==> flow/design.v <==
module alu(
	output reg[16 - 1:0] 		data_out,
	output reg 						  		valid_out,
	output reg							  		cmd_out,
	input [16 - 1:0] 			data_in,
	input 							  			valid_in,
	input 							  			cmd_in,
	output reg 									 	amm_read,
	output reg[8 - 1:0] 		amm_address,
	input [8 - 1:0] 			amm_readdata,
	input 									 			amm_waitrequest,
	input[1:0] 							 			amm_response,
	input clk,
	input rst_n
	);
	localparam ST_READ_HEAD = 3'h0, ST_READ_PAYLOAD = 3'h1, ST_DECODE = 3'h2, ST_OP_CODE = 3'h3,
	           ST_ERROR = 3'h4, ST_SEND = 3'h5, ST_SEND2 = 3'h6;
	reg[7:0] date[63:0];
	reg      is_addr[63:0];
	reg[5:0] numar_val;
	reg[5:0] i;
	reg[3:0] operatie;
	reg[2:0] state;
	reg[11:0] rez;
	reg       err;
	wire[5:0] last = numar_val - 6'd1;
	wire[7:0] cur  = date[i];
	reg[11:0] rez_next;
	reg       op_err;
	always @(*) begin
		rez_next = rez;
		op_err   = 1'b0;
		case(operatie)
			4'd0: rez_next = rez + {4'h0, cur};
			4'd1: rez_next = (i == 6'd0) ? {4'h0, cur} : (rez & {4'h0, cur});
			4'd2: rez_next = rez | {4'h0, cur};
			4'd3: rez_next = rez ^ {4'h0, cur};
			4'd4: if(numar_val == 6'd1) rez_next = {4'h0, ~cur}; else op_err = 1'b1;
			4'd5: if(numar_val == 6'd1) rez_next = {4'h0, cur} + 12'd1; else op_err = 1'b1;
			4'd6: if(numar_val == 6'd1) rez_next = {4'h0, cur} - 12'd1; else op_err = 1'b1;
			4'd7: if(numar_val == 6'd1) rez_next = {4'h0, 8'd0 - cur}; else op_err = 1'b1;
			4'd8: if(numar_val == 6'd2) rez_next = {4'h0, date[0] >> date[1]}; else op_err = 1'b1;
			4'd9: if(numar_val == 6'd2) rez_next = {4'h0, date[0] << date[1]}; else op_err = 1'b1;
			default: op_err = 1'b1;
		endcase
	end
	always @(posedge clk) begin
		if(!rst_n) begin
			state     <= ST_READ_HEAD;
			valid_out <= 1'b0;
			cmd_out   <= 1'b0;
			data_out  <= 0;
			amm_read  <= 1'b0;
			amm_address <= 0;
			i         <= 0;
			numar_val <= 0;
			operatie  <= 0;
			rez       <= 0;
			err       <= 1'b0;
		end
		else begin
			case(state)
				ST_READ_HEAD: begin
					valid_out <= 1'b0;
					cmd_out   <= 1'b0;
					i         <= 0;
					err       <= 1'b0;
					if(valid_in && cmd_in) begin
						numar_val <= data_in[5:0];
						operatie  <= data_in[11:8];
						if(data_in[5:0] == 6'd0)
							state <= ST_ERROR;
						else
							state <= ST_READ_PAYLOAD;
					end
				end
				ST_READ_PAYLOAD: begin
					if(valid_in) begin
						date[i]    <= data_in[7:0];
						is_addr[i] <= data_in[8];
						i <= i + 6'd1;
						if(i == last) begin
							i     <= 0;
							state <= ST_DECODE;
						end
					end
				end
				ST_DECODE: begin  
					if(is_addr[i]) begin
						if(!amm_read) begin
							amm_read    <= 1'b1;
							amm_address <= cur;
						end
						else if(!amm_waitrequest) begin
							amm_read <= 1'b0;
							if(amm_response != 2'b00)
								state <= ST_ERROR;
							else begin
								date[i]    <= amm_readdata;
								is_addr[i] <= 1'b0;
								i <= i + 6'd1;
								if(i == last) begin
									i     <= 0;
									rez   <= 0;
									state <= ST_OP_CODE;
								end
							end
						end
					end
					else begin
						i <= i + 6'd1;
						if(i == last) begin
							i     <= 0;
							rez   <= 0;
							state <= ST_OP_CODE;
						end
					end
				end
				ST_OP_CODE: begin  
					rez <= rez_next;
					i   <= i + 6'd1;
					if(op_err)
						state <= ST_ERROR;
					else if(i == last)
						state <= ST_SEND;
				end
				ST_ERROR: begin
					rez   <= 12'hbad;
					err   <= 1'b1;
					state <= ST_SEND;
				end
				ST_SEND: begin
					data_out  <= {11'h0, err, operatie};
					valid_out <= 1'b1;
					cmd_out   <= 1'b1;
					state     <= ST_SEND2;
				end
				ST_SEND2: begin
					data_out <= {4'h0, rez};
					cmd_out  <= 1'b0;
					state    <= ST_READ_HEAD;
				end
				default: state <= ST_READ_HEAD;
			endcase
		end
	end
endmodule
Lab notebook: alu

From RTL to reports: alu
Each step is given for the RTL above and for the edited RTL.
"orig" refers to lines of the RTL above, "edited" to lines of the edited file.
"delta": "edited" minus "orig" as printed here. "change_rel_pct": 100 x difference / "orig".
Library cell names are shortened.
{"block": "inputs", "design": "alu", "clk_port": "clk", "library": "sky130hd", "lib_corner": "tt_025C_1v80"}

Edit of the RTL
Unified diff, file above to edited file.
A script made this edit. It changes what the design does and was not meant as an optimisation.
begin of diff
@@ -20,5 +20,5 @@
 	reg[5:0] numar_val;
 	reg[5:0] i;
-	reg[3:0] operatie;
+	reg[7:0] operatie;
 	reg[2:0] state;
 	reg[11:0] rez;
end of diff

Elaborated design
Counts by Yosys on the flattened word-level netlist (proc, flatten, opt, wreduce; memories kept). Print and check cells are left out.
Yosys's memory passes give these memory sizes; they may raise the number of words (mostly to a power of two), join words into wider ones and drop unused or constant bits.
{"block": "word_totals", "element": "ff_bits", "orig": 59, "edited": 59, "delta": 0, "change_rel_pct": 0.00}
{"block": "word_totals", "element": "mem_bits_rw", "orig": 576, "edited": 576, "delta": 0, "change_rel_pct": 0.00}
{"block": "word_totals", "element": "memories", "orig": 2, "edited": 2, "delta": 0, "change_rel_pct": 0.00}
{"block": "op_classes", "element": "addsub", "orig": 6, "edited": 6, "delta": 0, "change_rel_pct": 0.00}
{"block": "op_classes", "element": "eq_ne", "orig": 32, "edited": 32, "delta": 0, "change_rel_pct": 0.00}
{"block": "op_classes", "element": "shifts", "orig": 2, "edited": 2, "delta": 0, "change_rel_pct": 0.00}
{"block": "op_classes", "element": "mux", "orig": 69, "edited": 69, "delta": 0, "change_rel_pct": 0.00}
{"block": "op_classes", "element": "logic", "orig": 7, "edited": 7, "delta": 0, "change_rel_pct": 0.00}
{"block": "op_classes", "element": "reduce_and_logical", "orig": 22, "edited": 22, "delta": 0, "change_rel_pct": 0.00}
{"block": "ops", "operator": "4-bit logical NOT", "orig": 1, "edited": 0, "delta": -1, "change_rel_pct": -100.00}
{"block": "ops", "operator": "8-bit logical NOT", "orig": 0, "edited": 1, "delta": 1}
{"block": "ops", "operator": "1-bit 2-to-1 mux", "orig": 17, "edited": 17, "delta": 0, "change_rel_pct": 0.00}
{"block": "ops", "operator": "12-bit 2-to-1 mux", "orig": 12, "edited": 12, "delta": 0, "change_rel_pct": 0.00}
{"block": "ops", "operator": "3-bit 2-to-1 mux", "orig": 11, "edited": 11, "delta": 0, "change_rel_pct": 0.00}
{"block": "ops", "operator": "6-bit 2-to-1 mux", "orig": 10, "edited": 10, "delta": 0, "change_rel_pct": 0.00}
{"block": "ops", "operator": "8-bit 2-to-1 mux", "orig": 10, "edited": 10, "delta": 0, "change_rel_pct": 0.00}
{"block": "ops", "operator": "3-bit inequality test (second input constant)", "orig": 9, "edited": 9, "delta": 0, "change_rel_pct": 0.00}
{"block": "ops", "operator": "2-bit nonzero test", "orig": 5, "edited": 5, "delta": 0, "change_rel_pct": 0.00}
{"block": "ops", "operator": "4-bit by 3-bit == test with 1-bit output (second input constant)", "orig": 4, "edited": 4, "delta": 0, "change_rel_pct": 0.00}
{"block": "ops", "operator": "3-bit == test (second input constant)", "orig": 3, "edited": 3, "delta": 0, "change_rel_pct": 0.00}
{"block": "ops", "operator": "2-bit inequality test (second input constant)", "orig": 3, "edited": 3, "delta": 0, "change_rel_pct": 0.00}
{"block": "ops", "operator": "1-bit parallel mux with 2-bit select", "orig": 3, "edited": 3, "delta": 0, "change_rel_pct": 0.00}
{"block": "ops", "operator": "3-bit by 2-bit == test with 1-bit output (second input constant)", "orig": 2, "edited": 2, "delta": 0, "change_rel_pct": 0.00}
{"block": "ops", "operator": "4-bit by 2-bit == test with 1-bit output (second input constant)", "orig": 2, "edited": 2, "delta": 0, "change_rel_pct": 0.00}
{"block": "ops", "operator": "4-bit == test (second input constant)", "orig": 2, "edited": 2, "delta": 0, "change_rel_pct": 0.00}
{"block": "ops", "operator": "6-bit logical NOT", "orig": 2, "edited": 2, "delta": 0, "change_rel_pct": 0.00}
{"block": "ops", "operator": "1-bit OR", "orig": 2, "edited": 2, "delta": 0, "change_rel_pct": 0.00}
{"block": "ops", "operator": "2-bit AND reduction", "orig": 2, "edited": 2, "delta": 0, "change_rel_pct": 0.00}
{"block": "ops", "operator": "2-bit OR reduction", "orig": 2, "edited": 2, "delta": 0, "change_rel_pct": 0.00}
{"block": "ops", "operator": "4-bit OR reduction", "orig": 2, "edited": 2, "delta": 0, "change_rel_pct": 0.00}
{"block": "ops", "operator": "12-bit by 8-bit adder with 12-bit output", "orig": 1, "edited": 1, "delta": 0, "change_rel_pct": 0.00}
{"block": "ops", "operator": "6-bit by 1-bit adder with 6-bit output (second input constant)", "orig": 1, "edited": 1, "delta": 0, "change_rel_pct": 0.00}
{"block": "ops", "operator": "8-bit by 1-bit adder with 9-bit output (second input constant)", "orig": 1, "edited": 1, "delta": 0, "change_rel_pct": 0.00}
{"block": "ops", "operator": "12-bit by 8-bit bitwise AND with 12-bit output", "orig": 1, "edited": 1, "delta": 0, "change_rel_pct": 0.00}
{"block": "ops", "operator": "3-bit by 1-bit == test with 1-bit output (second input constant)", "orig": 1, "edited": 1, "delta": 0, "change_rel_pct": 0.00}
{"block": "ops", "operator": "4-bit by 1-bit == test with 1-bit output (second input constant)", "orig": 1, "edited": 1, "delta": 0, "change_rel_pct": 0.00}
{"block": "ops", "operator": "6-bit by 1-bit == test with 1-bit output (second input constant)", "orig": 1, "edited": 1, "delta": 0, "change_rel_pct": 0.00}
Not every row of either side is listed.

Logic depth
Longest topological path by Yosys (ltp), each cell counted once; first at word level (registers and memories cut), then after technology mapping (sequential cells cut; the memories' decode and read muxes count).
{"block": "depth", "element": "ltp_word", "orig": 10, "edited": 10, "delta": 0, "change_rel_pct": 0.00}
{"block": "depth", "element": "ABC_AREA", "orig": "0", "edited": "0"}
{"block": "depth", "element": "ltp_mapped", "orig": 23, "edited": 23, "delta": 0, "change_rel_pct": 0.00}
{"block": "depth", "element": "ltp_nobuf", "orig": 16, "edited": 16, "delta": 0, "change_rel_pct": 0.00}

Synthesis result
The flow's flattened synthesis, as Yosys stat reports it; memories are mapped. The netlist is that of the ABC_AREA named above (0 if unset); the other value can give another one.
{"block": "by_type", "cell_type": "mux4_2", "orig": 112, "edited": 144, "delta": 32, "change_rel_pct": 28.57}
{"block": "by_type", "cell_type": "a211oi_1", "orig": 33, "edited": 8, "delta": -25, "change_rel_pct": -75.76}
{"block": "by_type", "cell_type": "mux4_1", "orig": 28, "edited": 4, "delta": -24, "change_rel_pct": -85.71}
{"block": "by_type", "cell_type": "a21boi_0", "orig": 1, "edited": 19, "delta": 18, "change_rel_pct": 1800.00}
{"block": "by_type", "cell_type": "buf_4", "orig": 22, "edited": 6, "delta": -16, "change_rel_pct": -72.73}
{"block": "by_type", "cell_type": "a22oi_1", "orig": 5, "edited": 20, "delta": 15, "change_rel_pct": 300.00}
{"block": "by_type", "cell_type": "mux2_2", "orig": 24, "edited": 11, "delta": -13, "change_rel_pct": -54.17}
{"block": "by_type", "cell_type": "o22ai_1", "orig": 22, "edited": 10, "delta": -12, "change_rel_pct": -54.55}
{"block": "by_type", "cell_type": "nor2_1", "orig": 137, "edited": 126, "delta": -11, "change_rel_pct": -8.03}
{"block": "by_type", "cell_type": "nor2b_1", "orig": 22, "edited": 33, "delta": 11, "change_rel_pct": 50.00}
{"block": "by_type", "cell_type": "mux2i_1", "orig": 61, "edited": 51, "delta": -10, "change_rel_pct": -16.39}
{"block": "by_type", "cell_type": "o21ai_0", "orig": 43, "edited": 53, "delta": 10, "change_rel_pct": 23.26}
{"block": "by_type", "cell_type": "buf_2", "orig": 13, "edited": 23, "delta": 10, "change_rel_pct": 76.92}
{"block": "by_type", "cell_type": "a21oi_1", "orig": 80, "edited": 71, "delta": -9, "change_rel_pct": -11.25}
{"block": "by_type", "cell_type": "nand3_1", "orig": 23, "edited": 32, "delta": 9, "change_rel_pct": 39.13}
{"block": "by_type", "cell_type": "nand2_1", "orig": 78, "edited": 86, "delta": 8, "change_rel_pct": 10.26}
{"block": "by_type", "cell_type": "nand4_1", "orig": 3, "edited": 11, "delta": 8, "change_rel_pct": 266.67}
{"block": "by_type", "cell_type": "nor4_1", "orig": 10, "edited": 4, "delta": -6, "change_rel_pct": -60.00}
Not every row of either side is listed.
{"block": "synth_totals", "element": "mapped_cells", "orig": 1709, "edited": 1704, "delta": -5, "change_rel_pct": -0.29}
{"block": "synth_totals", "element": "mapped_area_mm2", "orig": 0.0277028, "edited": 0.0276077, "delta": -0.0000951, "change_rel_pct": -0.34}
{"block": "synth_totals", "element": "ffs", "orig": 641, "edited": 641, "delta": 0, "change_rel_pct": 0.00}
{"block": "synth_totals", "element": "n_buf", "orig": 108, "edited": 108, "delta": 0, "change_rel_pct": 0.00}

Timing after synthesis
Path of least setup slack by OpenSTA after synthesis, without wires, with an ideal clock, recovery checks aside; 20% of the period is set as input and as output delay. Where synthesis merged equal registers, the netlist keeps one of their names.
{"block": "synth_timing", "element": "path_kind", "orig": "register to register", "edited": "register to register"}
{"block": "synth_timing", "element": "startpoint", "orig": "reg (no name shown)", "edited": "reg (no name shown)"}
{"block": "synth_timing", "element": "endpoint", "orig": "reg rez[8]", "edited": "mem is_addr[0]"}
{"block": "synth_timing", "element": "clock_period_ps", "orig": 5000, "edited": 5000, "delta": 0, "change_rel_pct": 0.00}
{"block": "synth_timing", "element": "setup_ps", "orig": 116, "edited": 514, "delta": 398}
{"block": "synth_timing", "element": "launch_ps", "orig": 0, "edited": 0, "delta": 0}
{"block": "synth_timing", "element": "arrival_ps", "orig": 4422, "edited": 3889, "delta": -533, "change_rel_pct": -12.05}
{"block": "synth_timing", "element": "setup_slack_ps", "orig": 462, "edited": 597, "delta": 135}
{"block": "synth_timing", "element": "path_delay_ps", "orig": 4538, "edited": 4403, "delta": -135, "change_rel_pct": -2.97}
{"block": "synth_timing", "element": "stages", "orig": 23, "edited": 10, "delta": -13, "change_rel_pct": -56.52}
{"block": "synth_timing", "element": "path_buffers", "orig": 6, "edited": 3, "delta": -3, "change_rel_pct": -50.00}
{"block": "synth_timing", "element": "period_less_setup_slack_ps", "orig": 4538, "edited": 4403, "delta": -135, "change_rel_pct": -2.97}
"path_delay_ps" is the arrival time less input delay plus setup time.
"stages": output pins that drive a net of the path, with the launching flip-flop's if there is one; two outputs of one cell count as two.
"period_less_setup_slack_ps" is the clock period less the worst setup slack; recovery checks do not enter. This is arithmetic on one report: input and output delays are still those of the set period (20% each).
At most two assigning lines are given for a register; there are more.
{"block": "synth_between_orig", "path_cell_list": "dfxtp_1 > buf_6 > buf_12 > buf_12 > buf_12 > buf_6 > buf_4 > mux4_2 > a22oi_1 > nand4_1 > a211oi_4 > inv_1 > ha_1 > fa_1 > a21o_1 > a21oi_1 > o21bai_1 > a21oi_1 > o21ai_0 > xnor2_1 > nor3_1 > o21ai_0 > and3_1"}
{"block": "synth_rtl_orig", "element": "end: assignment", "line_no": 58, "rtl": "rez <= 0;"}
{"block": "synth_rtl_orig", "element": "end: assignment", "line_no": 120, "rtl": "rez <= rez_next;"}
{"block": "synth_rtl_orig", "element": "end: declaration", "line_no": 24, "rtl": "reg[11:0] rez;"}
orig: Chain of elaborated cells between the ends: none given.
Some nets on the timed path still bear RTL names; the line given drives or declares the net.
{"block": "synth_named_nets_orig", "net": "cur[0]", "line_no": 27, "rtl": "wire[7:0] cur = date[i];"}
{"block": "synth_between_edited", "path_cell_list": "dfxtp_1 > buf_6 > buf_12 > mux4_1 > mux4_2 > mux2i_1 > nor2_1 > o211a_1 > clkbuf_1 > nor2b_1"}
{"block": "synth_rtl_edited", "element": "end: declaration", "line_no": 19, "rtl": "reg is_addr[63:0];"}
edited: Chain of elaborated cells between the ends: none given.

Worst path after layout
Path of least setup slack in the final report of the runs of pair A (OpenROAD, finished layout, wires in). Where an end is a register, its clock arrival counts in the times.
The path's times are printed in steps of 10 ps; the period is the one set.
{"block": "layout_timing", "element": "path_kind", "orig": "register to register", "edited": "register to register"}
{"block": "layout_timing", "element": "startpoint", "orig": "reg (no name shown)", "edited": "reg (no name shown)"}
{"block": "layout_timing", "element": "endpoint", "orig": "reg rez[9]", "edited": "reg rez[11]"}
{"block": "layout_timing", "element": "clock_period_ps", "orig": 4780, "edited": 4780, "delta": 0, "change_rel_pct": 0.00}
{"block": "layout_timing", "element": "setup_ps", "orig": 80, "edited": 110, "delta": 30}
{"block": "layout_timing", "element": "launch_ps", "orig": 600, "edited": 600, "delta": 0, "change_rel_pct": 0.00}
{"block": "layout_timing", "element": "arrival_ps", "orig": 5090, "edited": 5030, "delta": -60, "change_rel_pct": -1.18}
{"block": "layout_timing", "element": "setup_slack_ps", "orig": 210, "edited": 230, "delta": 20}
{"block": "layout_timing", "element": "stages", "orig": 19, "edited": 19, "delta": 0, "change_rel_pct": 0.00}
{"block": "layout_timing", "element": "path_buffers", "orig": 4, "edited": 2, "delta": -2, "change_rel_pct": -50.00}
At most two assigning lines are given for a register; there are more.
{"block": "layout_between_orig", "path_cell_list": "dfxtp_4 > buf_12 > buf_12 > mux4_1 > o22ai_1 > a2111oi_0 > a41oi_1 > and3_1 > buf_4 > ha_1 > a21o_1 > a21oi_1 > o21bai_1 > a21oi_1 > o21ai_0 > a21oi_1 > buf_4 > nor3_1 > nor3b_1"}
{"block": "layout_rtl_orig", "element": "end: assignment", "line_no": 58, "rtl": "rez <= 0;"}
{"block": "layout_rtl_orig", "element": "end: assignment", "line_no": 120, "rtl": "rez <= rez_next;"}
{"block": "layout_rtl_orig", "element": "end: declaration", "line_no": 24, "rtl": "reg[11:0] rez;"}
orig: Chain of elaborated cells between the ends: none given.
{"block": "layout_between_edited", "path_cell_list": "dfxtp_4 > buf_12 > buf_12 > mux4_2 > nor3_1 > a2111oi_0 > nand2_1 > nand2_1 > inv_1 > ha_1 > a21o_1 > a21oi_1 > o21bai_1 > a21oi_1 > o21ai_0 > a21oi_1 > o21ai_0 > a21oi_1 > and3b_1"}
{"block": "layout_rtl_edited", "element": "end: assignment", "line_no": 58, "rtl": "rez <= 0;"}
{"block": "layout_rtl_edited", "element": "end: assignment", "line_no": 120, "rtl": "rez <= rez_next;"}
{"block": "layout_rtl_edited", "element": "end: declaration", "line_no": 24, "rtl": "reg[11:0] rez;"}
edited: Chain of elaborated cells between the ends: none given.
Some nets on the timed path still bear RTL names; the line given drives or declares the net.
{"block": "layout_named_nets_edited", "net": "cur[1]", "line_no": 27, "rtl": "wire[7:0] cur = date[i];"}

Layout results
Both versions went through the flow (Yosys, OpenROAD) with the same settings in each pair. Constraints: input delay and output delay 20% of the set period each, output load 0.01 pF.
{"block": "flow_settings_pair_A", "CORE_UTILIZATION": 40, "period_ns": 4.78, "CAP_MARGIN": 20, "CORE_MARGIN": 2, "SLEW_MARGIN": 20}
{"block": "measured_pair_A", "element": "post_synth_area_mm2", "orig": 0.0277028, "edited": 0.0276077, "delta": -0.0000951, "change_rel_pct": -0.34}
{"block": "measured_pair_A", "element": "die_footprint_mm2", "orig": 0.0713771, "edited": 0.0711369, "delta": -0.0002402, "change_rel_pct": -0.34}
{"block": "measured_pair_A", "element": "stdcell_area_mm2", "orig": 0.0324511, "edited": 0.0324636, "delta": 0.0000125, "change_rel_pct": 0.04}
{"block": "measured_pair_A", "element": "fin_ws_ps", "orig": 209, "edited": 235, "delta": 26}
{"block": "measured_pair_A", "element": "fin_hold_ws_ps", "orig": 494, "edited": 487, "delta": -7}
{"block": "measured_pair_A", "element": "achievedPeriod_ps", "orig": 4571, "edited": 4545, "delta": -26, "change_rel_pct": -0.57}
{"block": "flow_settings_pair_B", "CAP_MARGIN": 5, "CORE_MARGIN": 3, "CORE_UTILIZATION": 64, "CTS_CLUSTER_DIAMETER": 269, "CTS_CLUSTER_SIZE": 71, "GPL_ROUTABILITY_DRIVEN": 1, "MIN_ROUTING_LAYER": "met1", "PLACE_DENSITY_LB_ADDON": 0.14, "period_ns": 5.59, "SLEW_MARGIN": 20}
{"block": "measured_pair_B", "element": "post_synth_area_mm2", "orig": 0.0277028, "edited": 0.0276077, "delta": -0.0000951, "change_rel_pct": -0.34}
{"block": "measured_pair_B", "element": "die_footprint_mm2", "orig": 0.0458174, "edited": 0.0456656, "delta": -0.0001518, "change_rel_pct": -0.33}
{"block": "measured_pair_B", "element": "stdcell_area_mm2", "orig": 0.0295321, "edited": 0.0294007, "delta": -0.0001314, "change_rel_pct": -0.44}
{"block": "measured_pair_B", "element": "fin_ws_ps", "orig": 482, "edited": 533, "delta": 51}
{"block": "measured_pair_B", "element": "fin_hold_ws_ps", "orig": 518, "edited": 498, "delta": -20}
{"block": "measured_pair_B", "element": "achievedPeriod_ps", "orig": 5108, "edited": 5057, "delta": -51, "change_rel_pct": -1.00}
"achievedPeriod_ps" is the run's clock period less its worst setup slack. It is reckoned from that one timing run; input and output delays stay at 20% of the period that was set.
